==> flow/design.v <==
module alu_v(wire_clock, wire_reset, enable_alu, m2, m3, m4, opCode, FR_in, FR_out, useCarry, flagToShifthAndRot, dec);
   input  wire         wire_clock;
   input  wire         wire_reset;
   input  wire         enable_alu;
   output reg  [15:0]  m2;
   input  wire [15:0]  m3;
   input  wire [15:0]  m4;
   input  wire [5:0]   opCode;
   input  wire [15:0]  FR_in;
   output reg  [15:0]  FR_out;
   input  wire         useCarry;
   input  wire [2:0]   flagToShifthAndRot;
   input  wire         dec;
   reg [15:0]  m2_next;
   reg [15:0]  FR_next;
   reg         m2_we;
   reg [31:0]  temp;
   reg [15:0]  m3c;
   wire        cin = useCarry & FR_out[11];
   always @* begin
      m2_next = m2;
      FR_next = FR_out;
      m2_we   = 1'b0;
      temp    = 32'h00000000;
      m3c     = 16'h0000;
      casez(opCode)
        6'b000110: begin
           FR_next = FR_in;
        end
        6'b100000: begin
           temp = {16'h0000, m3} + {16'h0000, m4} + {31'h0, cin};
           FR_next[11] = (temp > 32'h0000ffff);
           m2_next = temp[15:0];
           m2_we = 1'b1;
           FR_next[12] = (temp[15:0] == 16'h0000);
        end
        6'b100001: begin
           temp = {16'h0000, m3} - {16'h0000, m4} + {31'h0, cin};
           m3c = m3 + {15'h0000, cin};
           m2_we = 1'b1;
           if(m4 > m3c) begin
              FR_next[6] = 1'b1;
              m2_next = 16'h0000;
           end
           else begin
              FR_next[6] = 1'b0;
              m2_next = temp[15:0];
           end
           FR_next[12] = (temp[15:0] == 16'h0000);
        end
        6'b100010: begin
           temp = m3 * m4;
           m2_next = temp[15:0];
           m2_we = 1'b1;
           FR_next[10] = (temp > 32'h0000ffff);
           FR_next[12] = (temp[15:0] == 16'h0000);
        end
        6'b100011: begin
           m2_we = 1'b1;
           if(m4 == 16'h0000) begin
              FR_next[9] = 1'b1;
              m2_next = 16'h0000;
           end
           else begin
              FR_next[9] = 1'b0;
              m2_next = m3 / m4;
           end
           FR_next[12] = (m2_next == 16'h0000);
        end
        6'b100101: begin
           m2_we = 1'b1;
           if(m4 == 16'h0000) begin
              FR_next[9] = 1'b1;
              m2_next = 16'h0000;
           end
           else begin
              FR_next[9] = 1'b0;
              m2_next = m3 % m4;
           end
           FR_next[12] = (m2_next == 16'h0000);
        end
        6'b100100: begin
           m2_we = 1'b1;
           if(dec == 1'b0) begin
              m2_next = m3 + 16'h0001;
              FR_next[12] = 1'b0;
           end
           else begin
              m2_next = m3 - 16'h0001;
              FR_next[12] = (m2_next == 16'h0000);
           end
        end
        6'b010110: begin
           if(m3 == m4) FR_next[15:13] = 3'b001;
           if(m3 <  m4) FR_next[15:13] = 3'b010;
           if(m3 >  m4) FR_next[15:13] = 3'b100;
        end
        6'b010010: begin
           m2_next = m3 & m4;
           m2_we = 1'b1;
           if(m2_next == 16'h0000) FR_next[12] = 1'b1;
        end
        6'b010011: begin
           m2_next = m3 | m4;
           m2_we = 1'b1;
           if(m2_next == 16'h0000) FR_next[12] = 1'b1;
        end
        6'b010100: begin
           m2_next = m3 ^ m4;
           m2_we = 1'b1;
           if(m2_next == 16'h0000) FR_next[12] = 1'b1;
        end
        6'b010101: begin
           m2_next = ~m3;
           m2_we = 1'b1;
           if(m2_next == 16'h0000) FR_next[12] = 1'b1;
        end
        6'b010000: begin
           m2_we = 1'b1;
           casez(flagToShifthAndRot)
             3'b10?: m2_next = ((m3 << m4) & 16'hffff) | (m3 >> (16'h000f - m4));
             3'b11?: m2_next = ((m3 >> (16'h0010 - m4)) | (m3 << m4)) & 16'hffff;
             3'b00?: m2_next = m3 << m4;
             default: m2_next = m3 >> m4;
           endcase
        end
        default: begin
        end
      endcase
   end
   always @(posedge wire_clock) begin
      if(wire_reset) begin
         FR_out <= 16'h0000;
      end
      else if(enable_alu) begin
         FR_out <= FR_next;
         if(m2_we) m2 <= m2_next;
      end
   end
endmodule
module control_unit_v(wire_clock, wire_reset, bus_RAM_DATA_IN, bus_RAM_DATA_OUT, bus_RAM_ADDRESS, wire_RW, bus_keyboard, videoflag, bus_vga_pos, bus_vga_char, enable_alu, FR_in_at_control, FR_out_at_control, opcode, useCarry, flagToShifthAndRot, useDec, m2, m3, m4, data_debug, led);
   input  wire        wire_clock;
   input  wire        wire_reset;
   input  wire [15:0] bus_RAM_DATA_IN;
   output reg  [15:0] bus_RAM_DATA_OUT;
   output reg  [15:0] bus_RAM_ADDRESS;
   output reg         wire_RW;
   input  wire [7:0]  bus_keyboard;
   output reg         videoflag;
   output reg  [15:0] bus_vga_pos;
   output reg  [15:0] bus_vga_char;
   output reg         enable_alu;
   input  wire [15:0] FR_in_at_control;
   output reg  [15:0] FR_out_at_control;
   output reg  [5:0]  opcode;
   output reg         useCarry;
   output reg  [2:0]  flagToShifthAndRot;
   output reg         useDec;
   input  wire [15:0] m2;
   output reg  [15:0] m3;
   output reg  [15:0] m4;
   output wire [15:0] data_debug;
   output wire [15:0] led;
   reg [2:0]   stage;
   reg         processing_instruction;
   reg [15:0]  IR;
   reg [15:0]  PC;
   reg [15:0]  Rn [0:7];
   reg [15:0]  END;
   reg [15:0]  SP;
   assign led = 16'h0000;
   assign data_debug = 16'h0000;
   wire [2:0]  ra = IR[9:7];
   wire [2:0]  rb = IR[6:4];
   wire [2:0]  rc = IR[3:1];
   wire [15:0] FR = FR_in_at_control;
   reg cond;
   always @* begin
      case(IR[9:6])
        4'b0000: cond = 1'b1;
        4'b0001: cond = FR[13];
        4'b0010: cond = ~FR[13];
        4'b0011: cond = FR[12];
        4'b0100: cond = ~FR[12];
        4'b0101: cond = FR[11];
        4'b0110: cond = ~FR[11];
        4'b0111: cond = FR[15];
        4'b1000: cond = FR[14];
        4'b1001: cond = FR[15] | FR[13];
        4'b1010: cond = FR[14] | FR[13];
        4'b1011: cond = FR[10];
        4'b1100: cond = ~FR[10];
        4'b1101: cond = FR[6];
        4'b1110: cond = FR[9];
        default: cond = 1'b0;
      endcase
   end
   always @(posedge wire_clock) begin
      if(wire_reset) begin
         wire_RW <= 1'b0;
         PC <= 16'h0000;
         SP <= 16'h7ffc;
         videoflag <= 1'b0;
         enable_alu <= 1'b0;
         Rn[1] <= 16'h0121;
         Rn[3] <= 16'h0241;
         stage <= 3'd1;
         processing_instruction <= 1'b0;
      end
      else begin
         stage <= stage + 3'd1;
         enable_alu <= 1'b0;
         if(processing_instruction == 1'b0) begin
            case(stage)
              3'd1: begin
                 bus_RAM_ADDRESS <= PC;
              end
              3'd2: begin
                 processing_instruction <= 1'b1;
                 IR <= bus_RAM_DATA_IN;
                 PC <= PC + 16'h0001;
                 stage <= 3'd1;
              end
              default: ;
            endcase
         end
         else begin
            casez(IR)
              16'b110000??????????: begin
                 case(stage)
                   3'd1: bus_RAM_ADDRESS <= PC;
                   3'd2: END <= bus_RAM_DATA_IN;
                   3'd3: bus_RAM_ADDRESS <= END;
                   3'd4: begin
                      PC <= PC + 16'h0001;
                      Rn[ra] <= bus_RAM_DATA_IN;
                      processing_instruction <= 1'b0;
                      stage <= 3'd1;
                   end
                   default: ;
                 endcase
              end
              16'b110001??????????: begin
                 case(stage)
                   3'd1: bus_RAM_ADDRESS <= PC;
                   3'd2: END <= bus_RAM_DATA_IN;
                   3'd3: bus_RAM_ADDRESS <= END;
                   3'd4: begin
                      wire_RW <= 1'b1;
                      bus_RAM_DATA_OUT <= Rn[ra];
                   end
                   3'd5: begin
                      PC <= PC + 16'h0001;
                      wire_RW <= 1'b0;
                      processing_instruction <= 1'b0;
                      stage <= 3'd1;
                   end
                   default: ;
                 endcase
              end
              16'b111101??????????: begin
                 case(stage)
                   3'd1: bus_RAM_ADDRESS <= Rn[ra];
                   3'd2: begin
                      wire_RW <= 1'b1;
                      bus_RAM_DATA_OUT <= Rn[rb];
                   end
                   3'd3: begin
                      wire_RW <= 1'b0;
                      processing_instruction <= 1'b0;
                      stage <= 3'd1;
                   end
                   default: ;
                 endcase
              end
              16'b111100??????????: begin
                 case(stage)
                   3'd1: bus_RAM_ADDRESS <= Rn[rb];
                   3'd2: begin
                      Rn[ra] <= bus_RAM_DATA_IN;
                      processing_instruction <= 1'b0;
                      stage <= 3'd1;
                   end
                   default: ;
                 endcase
              end
              16'b111000??????????: begin
                 case(stage)
                   3'd1: bus_RAM_ADDRESS <= PC;
                   3'd2: begin
                      Rn[ra] <= bus_RAM_DATA_IN;
                      PC <= PC + 16'h0001;
                      processing_instruction <= 1'b0;
                      stage <= 3'd1;
                   end
                   default: ;
                 endcase
              end
              16'b110011??????????: begin
                 case(stage)
                   3'd1: begin
                      casez(IR[1:0])
                        2'b?0: Rn[ra] <= Rn[rb];
                        2'b01: Rn[ra] <= SP;
                        2'b11: SP <= Rn[ra];
                      endcase
                   end
                   3'd2: begin
                      processing_instruction <= 1'b0;
                      stage <= 3'd1;
                   end
                   default: ;
                 endcase
              end
              16'b110010??????????: begin
                 case(stage)
                   3'd1: begin
                      bus_vga_pos <= Rn[rb];
                      bus_vga_char <= Rn[ra];
                   end
                   3'd2: begin
                      if(bus_vga_char[11:8] == 4'h0)
                        bus_vga_char <= Rn[ra] + 16'h0f00;
                      else if(bus_vga_char[11:8] == 4'hf)
                        bus_vga_char <= Rn[ra] - 16'h0f00;
                   end
                   3'd3: videoflag <= 1'b1;
                   3'd4: videoflag <= 1'b0;
                   3'd5: begin
                      processing_instruction <= 1'b0;
                      stage <= 3'd1;
                   end
                   default: ;
                 endcase
              end
              16'b110101??????????: begin
                 case(stage)
                   3'd1: Rn[ra] <= {8'h00, bus_keyboard};
                   3'd2: begin
                      processing_instruction <= 1'b0;
                      stage <= 3'd1;
                   end
                   default: ;
                 endcase
              end
              16'b000101??????????: begin
                 case(stage)
                   3'd1: bus_RAM_ADDRESS <= SP;
                   3'd2: begin
                      wire_RW <= 1'b1;
                      if(IR[6] == 1'b0)
                        bus_RAM_DATA_OUT <= Rn[ra];
                      else
                        bus_RAM_DATA_OUT <= FR;
                   end
                   3'd3: begin
                      wire_RW <= 1'b0;
                      processing_instruction <= 1'b0;
                      stage <= 3'd1;
                      SP <= SP - 16'h0001;
                   end
                   default: ;
                 endcase
              end
              16'b000110??????????: begin
                 case(stage)
                   3'd1: SP <= SP + 16'h0001;
                   3'd2: bus_RAM_ADDRESS <= SP;
                   3'd3: begin
                      if(IR[6] == 1'b0) begin
                         Rn[ra] <= bus_RAM_DATA_IN;
                      end
                      else begin
                         FR_out_at_control <= bus_RAM_DATA_IN;
                         opcode <= IR[15:10];
                         enable_alu <= 1'b1;
                      end
                   end
                   3'd6: begin
                      processing_instruction <= 1'b0;
                      stage <= 3'd1;
                   end
                   default: ;
                 endcase
              end
              16'b000100??????????: begin
                 case(stage)
                   3'd1: SP <= SP + 16'h0001;
                   3'd2: bus_RAM_ADDRESS <= SP;
                   3'd3: PC <= bus_RAM_DATA_IN;
                   3'd4: begin
                      PC <= PC + 16'h0001;
                      processing_instruction <= 1'b0;
                      stage <= 3'd1;
                   end
                   default: ;
                 endcase
              end
              16'b100000??????????, 16'b100001??????????, 16'b100010??????????,
              16'b100011??????????, 16'b100101??????????, 16'b010010??????????,
              16'b010011??????????, 16'b010100??????????, 16'b010101??????????,
              16'b100100??????????, 16'b010110??????????, 16'b010000??????????: begin
                 case(stage)
                   3'd1: begin
                      opcode <= IR[15:10];
                      enable_alu <= 1'b1;
                      casez(IR[15:10])
                        6'b100100: begin
                           m3 <= Rn[ra];
                           useDec <= IR[6];
                        end
                        6'b010110: begin
                           m3 <= Rn[ra];
                           m4 <= Rn[rb];
                        end
                        6'b010101: begin
                           m3 <= Rn[rb];
                        end
                        6'b010000: begin
                           m3 <= Rn[ra];
                           m4 <= {12'h000, IR[3:0]};
                           flagToShifthAndRot <= IR[6:4];
                        end
                        6'b10000?: begin
                           m3 <= Rn[rb];
                           m4 <= Rn[rc];
                           useCarry <= IR[0];
                        end
                        default: begin
                           m3 <= Rn[rb];
                           m4 <= Rn[rc];
                        end
                      endcase
                   end
                   3'd6: begin
                      if(IR[15:10] == 6'b010110)
                        bus_vga_char <= FR;
                      else
                        Rn[ra] <= m2;
                      if(IR[15:10] == 6'b010100)
                        bus_vga_char <= m2;
                      processing_instruction <= 1'b0;
                      stage <= 3'd1;
                   end
                   default: ;
                 endcase
              end
              16'b000010??????????: begin
                 case(stage)
                   3'd1: bus_RAM_ADDRESS <= PC;
                   3'd2: if(cond) PC <= bus_RAM_DATA_IN - 16'h0001;
                   3'd3: PC <= PC + 16'h0001;
                   3'd4: begin
                      processing_instruction <= 1'b0;
                      stage <= 3'd1;
                   end
                   default: ;
                 endcase
              end
              16'b000011??????????: begin
                 case(stage)
                   3'd1: bus_RAM_ADDRESS <= SP;
                   3'd2: begin
                      wire_RW <= 1'b1;
                      bus_RAM_DATA_OUT <= PC;
                   end
                   3'd3: wire_RW <= 1'b0;
                   3'd4: bus_RAM_ADDRESS <= PC;
                   3'd5: begin
                      if(cond) begin
                         PC <= bus_RAM_DATA_IN - 16'h0001;
                         SP <= SP - 16'h0001;
                      end
                   end
                   3'd6: PC <= PC + 16'h0001;
                   3'd7: begin
                      processing_instruction <= 1'b0;
                      stage <= 3'd1;
                   end
                   default: ;
                 endcase
              end
              default: begin
                 wire_RW <= 1'b0;
                 processing_instruction <= 1'b0;
                 stage <= 3'd1;
              end
            endcase
         end
      end
   end
endmodule
module  cpu_v(wire_clock, wire_reset, bus_RAM_DATA_IN,bus_RAM_DATA_OUT,bus_RAM_ADDRESS,wire_RW, bus_keyboard, videoflag, bus_vga_pos, bus_vga_char,data_debug, led);
   input wire         wire_clock;
   input wire         wire_reset;
   input wire [15:0]  bus_RAM_DATA_IN;
   output wire [15:0]  bus_RAM_DATA_OUT;
   output wire [15:0]  bus_RAM_ADDRESS;
   output wire         wire_RW;
   input  wire [7:0]  bus_keyboard;
   output wire         videoflag;
   output wire [15:0]  bus_vga_pos;
   output wire [15:0]  bus_vga_char;
   output wire [15:0]  data_debug;
   output wire [15:0]  led;
   wire [15:0]         m2;
   wire [15:0]         m3;
   wire [15:0]         m4;
   wire                enable_alu;
   wire [5:0]          opCode;
   wire                useCarry;
   wire                useDec;
   wire [15:0]         FR_in_at_control;
   wire [15:0]         FR_out_at_control;
   wire [2:0]          flagToShifthAndRot;
   alu_v alu_v_dut(wire_clock,wire_reset,enable_alu,m2,m3,m4,opCode,FR_out_at_control,FR_in_at_control,useCarry,flagToShifthAndRot,useDec);
   control_unit_v control_v_dut(wire_clock, wire_reset, bus_RAM_DATA_IN,bus_RAM_DATA_OUT,bus_RAM_ADDRESS,wire_RW, bus_keyboard, videoflag, bus_vga_pos, bus_vga_char,enable_alu,FR_in_at_control,FR_out_at_control,opCode,useCarry,flagToShifthAndRot,useDec,m2,m3,m4,data_debug, led);
endmodule
---- From RTL to reports: cpu_v ----
What the tools print for cpu_v, step after step.
Line numbers count from 1 in the design file above.
Operators: Yosys type, input widths -> output width; for muxes data width and select width s.
Library cell names are shortened.
A cell with - has no value.
set-up
  design top .............................. cpu_v
  clock port .............................. wire_clock
  library ................................. sky130hd
  corner .................................. tt_025C_1v80

---- After elaboration ----
Counts by Yosys on the flattened word-level netlist (proc, flatten, opt, wreduce; memories kept). Print and check cells are left out.
Yosys's memory passes give these memory sizes; they may raise the number of words (mostly to a power of two), join words into wider ones and drop unused or constant bits.
word-level totals
  bits in registers ....................... 226
  latch bits .............................. 0
  bits in writable memories ............... 128
  bits in read-only memories .............. 0
  clocked read ports x word width ......... 48
  memories kept ........................... 1
  input port bits ......................... 26
  output and inout bits ................... 98
  cells after elaboration ................. 435
memories
  name              words  width  read ports  write ports  RTL line  RTL
  control_v_dut.Rn  8      16     3           2            168       reg [15:0]  Rn [0:7];
operators by class
  $add $sub $neg .......................... 16
  multipliers ............................. 1
  div/mod/pow operators ................... 2
  order comparisons ....................... 5
  equal/unequal tests ..................... 104
  shifts and indexed selects .............. 4
  mux-type cells .......................... 178
  bitwise operators ....................... 25
  reduce/logical cells .................... 71
operators with widths
  cell                   number
  $mux 16                78
  $mul 16x16->32         1
  $div 16x16->16         1
  $mod 16x16->16         1
  $pmux 16 s2            7
  $logic_not 16->1       11
  $pmux 16 s11           1
  $pmux 16 s4            2
  $eq 6x6->1 const B     20
  $pmux 16 s7            1
  $pmux 16 s6            1
  $pmux 16 s3            2
  $eq 6x5->1 const B     12
  $gt 32x16->1 const B   2
  $mux 1                 52
  $add 16x1->16 const B  3
  $sub 16x1->16 const B  3
  $or 16x16->16          3
  $shr 16x16->16         3
  $mux 3                 14
  $add 16x1->16          2
  $gt 16x16->1           2
  $ne 2x1->1 const B     16
  $add 32x1->32          1
  $eq 4x4->1 const B     8
  $reduce_and 5->1       5
  $eq 6x3->1 const B     4
  $reduce_bool 11->1     2
Other operator kinds: 62; their cells: 148.

---- Depth ----
Longest topological path by Yosys (ltp), each cell counted once; first at word level (registers and memories cut), then after technology mapping (sequential cells cut; the memories' decode and read muxes count).
logic depth
  word-level depth ........................ 14
  ABC_AREA ................................ 0
  mapped depth ............................ 137

---- Synthesis result ----
Yosys stat after the flow's synthesis: flattened, memories mapped to cells. It holds for the ABC_AREA given above (unset counts as 0); a run with the other value may have another netlist.
The area totals of this step are shown rounded.
cells by type
  cell type  number  area in all (um2)
  edfxtp_1   282     8.47E+03
  ha_1       360     4504.32
  fa_1       207     4.14E+03
  mux4_2     103     2.32E+03
  nand2_1    525     1970.64
  nor2_1     524     1.97E+03
  a21oi_1    325     1626.56
  dfxtp_1    80      1.6E+03
  inv_1      373     1.4E+03
  xnor2_1    137     1.2E+03
  mux2i_1    113     1.13E+03
  o21ai_0    208     1.04E+03
  clkbuf_1   243     912.125
  nor3_1     153     765.734
  xor2_1     72      630.605
  o211ai_1   73      548.026
  nand3_1    106     530.509
  mux2_2     47      529.258
Not listed: further types 89, cells in them 1159.
mapped netlist
  cells in the netlist .................... 5090
  cell area after synthesis ............... 43900 um2
  flip-flop cells ......................... 362
  buffers ................................. 338
The figures by module come from a second, unflattened synthesis with its own total; it is not the netlist above.
unflattened totals
  cells (unflattened synthesis) ........... 5037
  area (unflattened synthesis) ............ 44100 um2
Rows give one instance, submodules left out.
modules
  module          times used  cells  area (um2)
  alu_v           1           3240   23900
  control_unit_v  1           1797   20200
  cpu_v           1           0      0.0

---- Timing after synthesis ----
Path of least setup slack by OpenSTA after synthesis, without wires, with an ideal clock, recovery checks aside; 20% of the period is set as input and as output delay. Where synthesis merged equal registers, the netlist keeps one of their names.
timing after synthesis
  path type ............................... register to register
  start ................................... reg control_v_dut.m4[0]
  end ..................................... reg alu_v_dut.FR_out[12]
  clock period ............................ 32000 ps
  library setup time ...................... 73 ps
  data arrival time ....................... 27353 ps
  required time ........................... 31927 ps
  setup slack ............................. 4574 ps
  delay of the path ....................... 27426 ps
  stages on the path ...................... 120
  path buffers ............................ 13
  synthesis period reached ................ 27426 ps
"delay of the path" = arrival - input delay + setup time.
"stages on the path": output pins that drive a net of the path, with the launching flip-flop's if there is one; two outputs of one cell count as two.
"synthesis period reached" = period - worst setup slack (recovery checks aside). The figure is calculated, with input and output delays left at 20% of the set period.
Between the ends stands the longest chain of elaborated cells between them, by number of cells; it is not shown to be the way that was timed. Of several equally long chains one is given.
Each line given opens the expression or statement behind the cell; cells for indexed reads and writes are added by Yosys, which also makes memories of some case tables.
A register here has more assigning lines than the two given.
between the ends, after synthesis
  path through ............................ edfxtp_1 > clkbuf_1 > inv_2 > buf_1 > ha_1 > nor4b_1 > nand4_1 > nor2_1 > nor2_1 > ha_1 > o21a_1 > nor2_1 > or4_1 > nand2_1 > ha_1 > nand4_1 > o32ai_4 > nand2_2 > (+84 left out) > o2111a_1 > a311o_1 > a31o_2 > clkbuf_1 > clkbuf_1 > nor2_1 > nor2_1 > ha_1 > and3_1 > and3_1 > a211o_1 > o22ai_1 > nor2_1 > a222oi_1 > nand4_1 > nor4_2 > nand4b_1 > o211ai_2
  length of the longest elaborated chain .. 5
  elaborated cells between the ends (all ways) .. 31
RTL lines, path after synthesis
  element           RTL line  RTL
  start, declared   161       output reg  [15:0] m4;
  start, assigned   414       m4 <= Rn[rb];
  start, assigned   421       m4 <= {12'h000, IR[3:0]};
  $mod 16x16->16    78        m2_next = m3 % m4;
  $mux 16           72        if(m4 == 16'h0000) begin
  $mux 16           26        casez(opCode)
  $logic_not 16->1  80        FR_next[12] = (m2_next == 16'h0000);
  $pmux 1 s11       26
  end, assigned     133       FR_out <= 16'h0000;
  end, assigned     136       FR_out <= FR_next;
  end, declared     10        output reg  [15:0]  FR_out;

---- Worst path after layout ----
From the final timing report of job 1: the path of least setup slack in the routed layout; clock arrival at registers is part of the times.
The path's times are printed in steps of 10 ps; the period is the one set.
timing after layout
  path type ............................... register to register
  start ................................... reg control_v_dut.m3[10]
  end ..................................... reg alu_v_dut.m2[9]
  clock period ............................ 32000 ps
  library setup time ...................... 150 ps
  data arrival time ....................... 30450 ps
  required time ........................... 32430 ps
  setup slack ............................. 1990 ps
  stages on the path ...................... 112
  path buffers ............................ 3
A register here has more assigning lines than the two given.
between the ends, after layout
  path through ............................ edfxtp_1 > nor3_1 > nand4_2 > nor2_1 > nor2_1 > ha_1 > o21a_1 > nor2_1 > o32ai_1 > o21ai_1 > ha_1 > nand4_1 > o32ai_4 > nand2_2 > nand2_1 > o31ai_1 > ha_1 > or3_1 > (+76 left out) > a21oi_1 > nand3_1 > o2111a_1 > a311o_1 > a31o_4 > mux2i_1 > fa_1 > a21oi_1 > o2111ai_1 > nand3_1 > a21oi_1 > o22a_2 > nor2_1 > nand2_1 > nor2_1 > a221o_1 > nand2_1 > a31oi_1
RTL lines, path after layout
  element          RTL line  RTL
  start, declared  160       output reg  [15:0] m3;
  start, assigned  409       m3 <= Rn[ra];
  start, assigned  413       m3 <= Rn[ra];
  end, assigned    137       if(m2_we) m2 <= m2_next;
  end, declared    5         output reg  [15:0]  m2;
No chain of elaborated cells between the ends is given.

Hand-over note for cpu_v

Settings and measured results of 3 stored flow runs for module cpu_v (sky130hd), not sorted in any way. The constraints put input and output delay at 20% of the set period each and load the outputs with 0.01 pF.
"period reached" means the clock period less the worst setup slack. The figure is calculated, with input and output delays left at 20% of the set period.
"critical setup path time": the worst setup path's part of the clock period (all of it between registers, 20% less for each end at a port) less its slack. A launch clock that arrives late makes it longer, a capture clock that arrives late makes it shorter.
"power consumption": no workload was simulated; the value follows from the tool's default switching activity.
"critical setup path time" is known to 10 ps.
The results are shown rounded.

======== job 1 ========
==> flow/run.sh <==
#!/bin/bash
# the make line also repeats the synthesis and layout settings of config.mk as NAME=value (left out here)
make -C /OpenROAD-flow-scripts/flow DESIGN_CONFIG=/design/flow/config.mk WORK_HOME=/design/flow/orfs CLKGATE_MAP_FILE= finish
==> flow/config.mk <==
export PLATFORM = sky130hd
export DESIGN_NAME = cpu_v
export DESIGN_NICKNAME = cpu_v
export VERILOG_FILES = /design/flow/design.v
export SDC_FILE = /design/flow/constraint.sdc
export NUM_CORES = 4
export LEC_CHECK = 0
export CAP_MARGIN = 20
export CELL_PAD_IN_SITES_DETAIL_PLACEMENT = 2
export CELL_PAD_IN_SITES_GLOBAL_PLACEMENT = 2
export CORE_MARGIN = 2
export CORE_UTILIZATION = 40
export CTS_CLUSTER_DIAMETER = 198
export GPL_ROUTABILITY_DRIVEN = 0
export MAX_ROUTING_LAYER = met4
export SLEW_MARGIN = 10
==> flow/constraint.sdc <==
create_clock -name core_clock -period 32.0 [get_ports {wire_clock}]
set_input_delay 6.4000 -clock core_clock [delete_from_list [all_inputs] [get_ports {wire_clock}]]
set_output_delay 6.4000 -clock core_clock [all_outputs]
set_load 0.01 [all_outputs]

-------- measured, job 1 --------
  die footprint ........................... 112000 um2
  standard-cell area of the final layout .. 48200 um2
  final utilization ....................... 44.3%
  worst hold slack in the final report .... 478 ps
  power consumption ....................... 0.00161 W
  worst slack on setup checks ............. 1990 ps
  final setup TNS ......................... 0 ps
  chip area in the Yosys report ........... 43900 um2
  critical setup path time ................ 30010 ps
  critical path kind ...................... register to register
  period reached .......................... 30015 ps

======== job 2 ========
==> flow/run.sh <==
#!/bin/bash
# the make line also repeats the synthesis and layout settings of config.mk as NAME=value (left out here)
make -C /OpenROAD-flow-scripts/flow DESIGN_CONFIG=/design/flow/config.mk WORK_HOME=/design/flow/orfs CLKGATE_MAP_FILE= finish
==> flow/config.mk <==
export PLATFORM = sky130hd
export DESIGN_NAME = cpu_v
export DESIGN_NICKNAME = cpu_v
export VERILOG_FILES = /design/flow/design.v
export SDC_FILE = /design/flow/constraint.sdc
export NUM_CORES = 4
export LEC_CHECK = 0
export CAP_MARGIN = 25
export CELL_PAD_IN_SITES_DETAIL_PLACEMENT = 2
export CORE_MARGIN = 2
export CORE_UTILIZATION = 39
export CTS_CLUSTER_SIZE = 45
export PLACE_DENSITY = 0.71
export SETUP_SLACK_MARGIN = -1.41
export SLEW_MARGIN = 20
==> flow/constraint.sdc <==
create_clock -name core_clock -period 42.5 [get_ports {wire_clock}]
set_input_delay 8.5000 -clock core_clock [delete_from_list [all_inputs] [get_ports {wire_clock}]]
set_output_delay 8.5000 -clock core_clock [all_outputs]
set_load 0.01 [all_outputs]

-------- measured, job 2 --------
  die footprint ........................... 115000 um2
  standard-cell area of the final layout .. 48100 um2
  final utilization ....................... 43.0%
  worst hold slack in the final report .... 532 ps
  power consumption ....................... 0.00131 W
  worst slack on setup checks ............. 7290 ps
  final setup TNS ......................... 0 ps
  chip area in the Yosys report ........... 43900 um2
  critical setup path time ................ 35210 ps
  critical path kind ...................... register to register
  period reached .......................... 35212 ps

======== job 3 ========
==> flow/run.sh <==
#!/bin/bash
# the make line also repeats the synthesis and layout settings of config.mk as NAME=value (left out here)
make -C /OpenROAD-flow-scripts/flow DESIGN_CONFIG=/design/flow/config.mk WORK_HOME=/design/flow/orfs CLKGATE_MAP_FILE= finish
==> flow/config.mk <==
export PLATFORM = sky130hd
export DESIGN_NAME = cpu_v
export DESIGN_NICKNAME = cpu_v
export VERILOG_FILES = /design/flow/design.v
export SDC_FILE = /design/flow/constraint.sdc
export NUM_CORES = 4
export LEC_CHECK = 0
export CAP_MARGIN = 20
export CORE_MARGIN = 2
export CORE_UTILIZATION = 40
export SETUP_SLACK_MARGIN = -1.25
export SLEW_MARGIN = 20
==> flow/constraint.sdc <==
create_clock -name core_clock -period 31.1 [get_ports {wire_clock}]
set_input_delay 6.2200 -clock core_clock [delete_from_list [all_inputs] [get_ports {wire_clock}]]
set_output_delay 6.2200 -clock core_clock [all_outputs]
set_load 0.01 [all_outputs]

-------- measured, job 3 --------
  die footprint ........................... 112000 um2
  standard-cell area of the final layout .. 47900 um2
  final utilization ....................... 44.0%
  worst hold slack in the final report .... 477 ps
  power consumption ....................... 0.00163 W
  worst slack on setup checks ............. 555 ps
  final setup TNS ......................... 0 ps
  chip area in the Yosys report ........... 43900 um2
  critical setup path time ................ 30540 ps
  critical path kind ...................... register to register
  period reached .......................... 30545 ps

End of note.
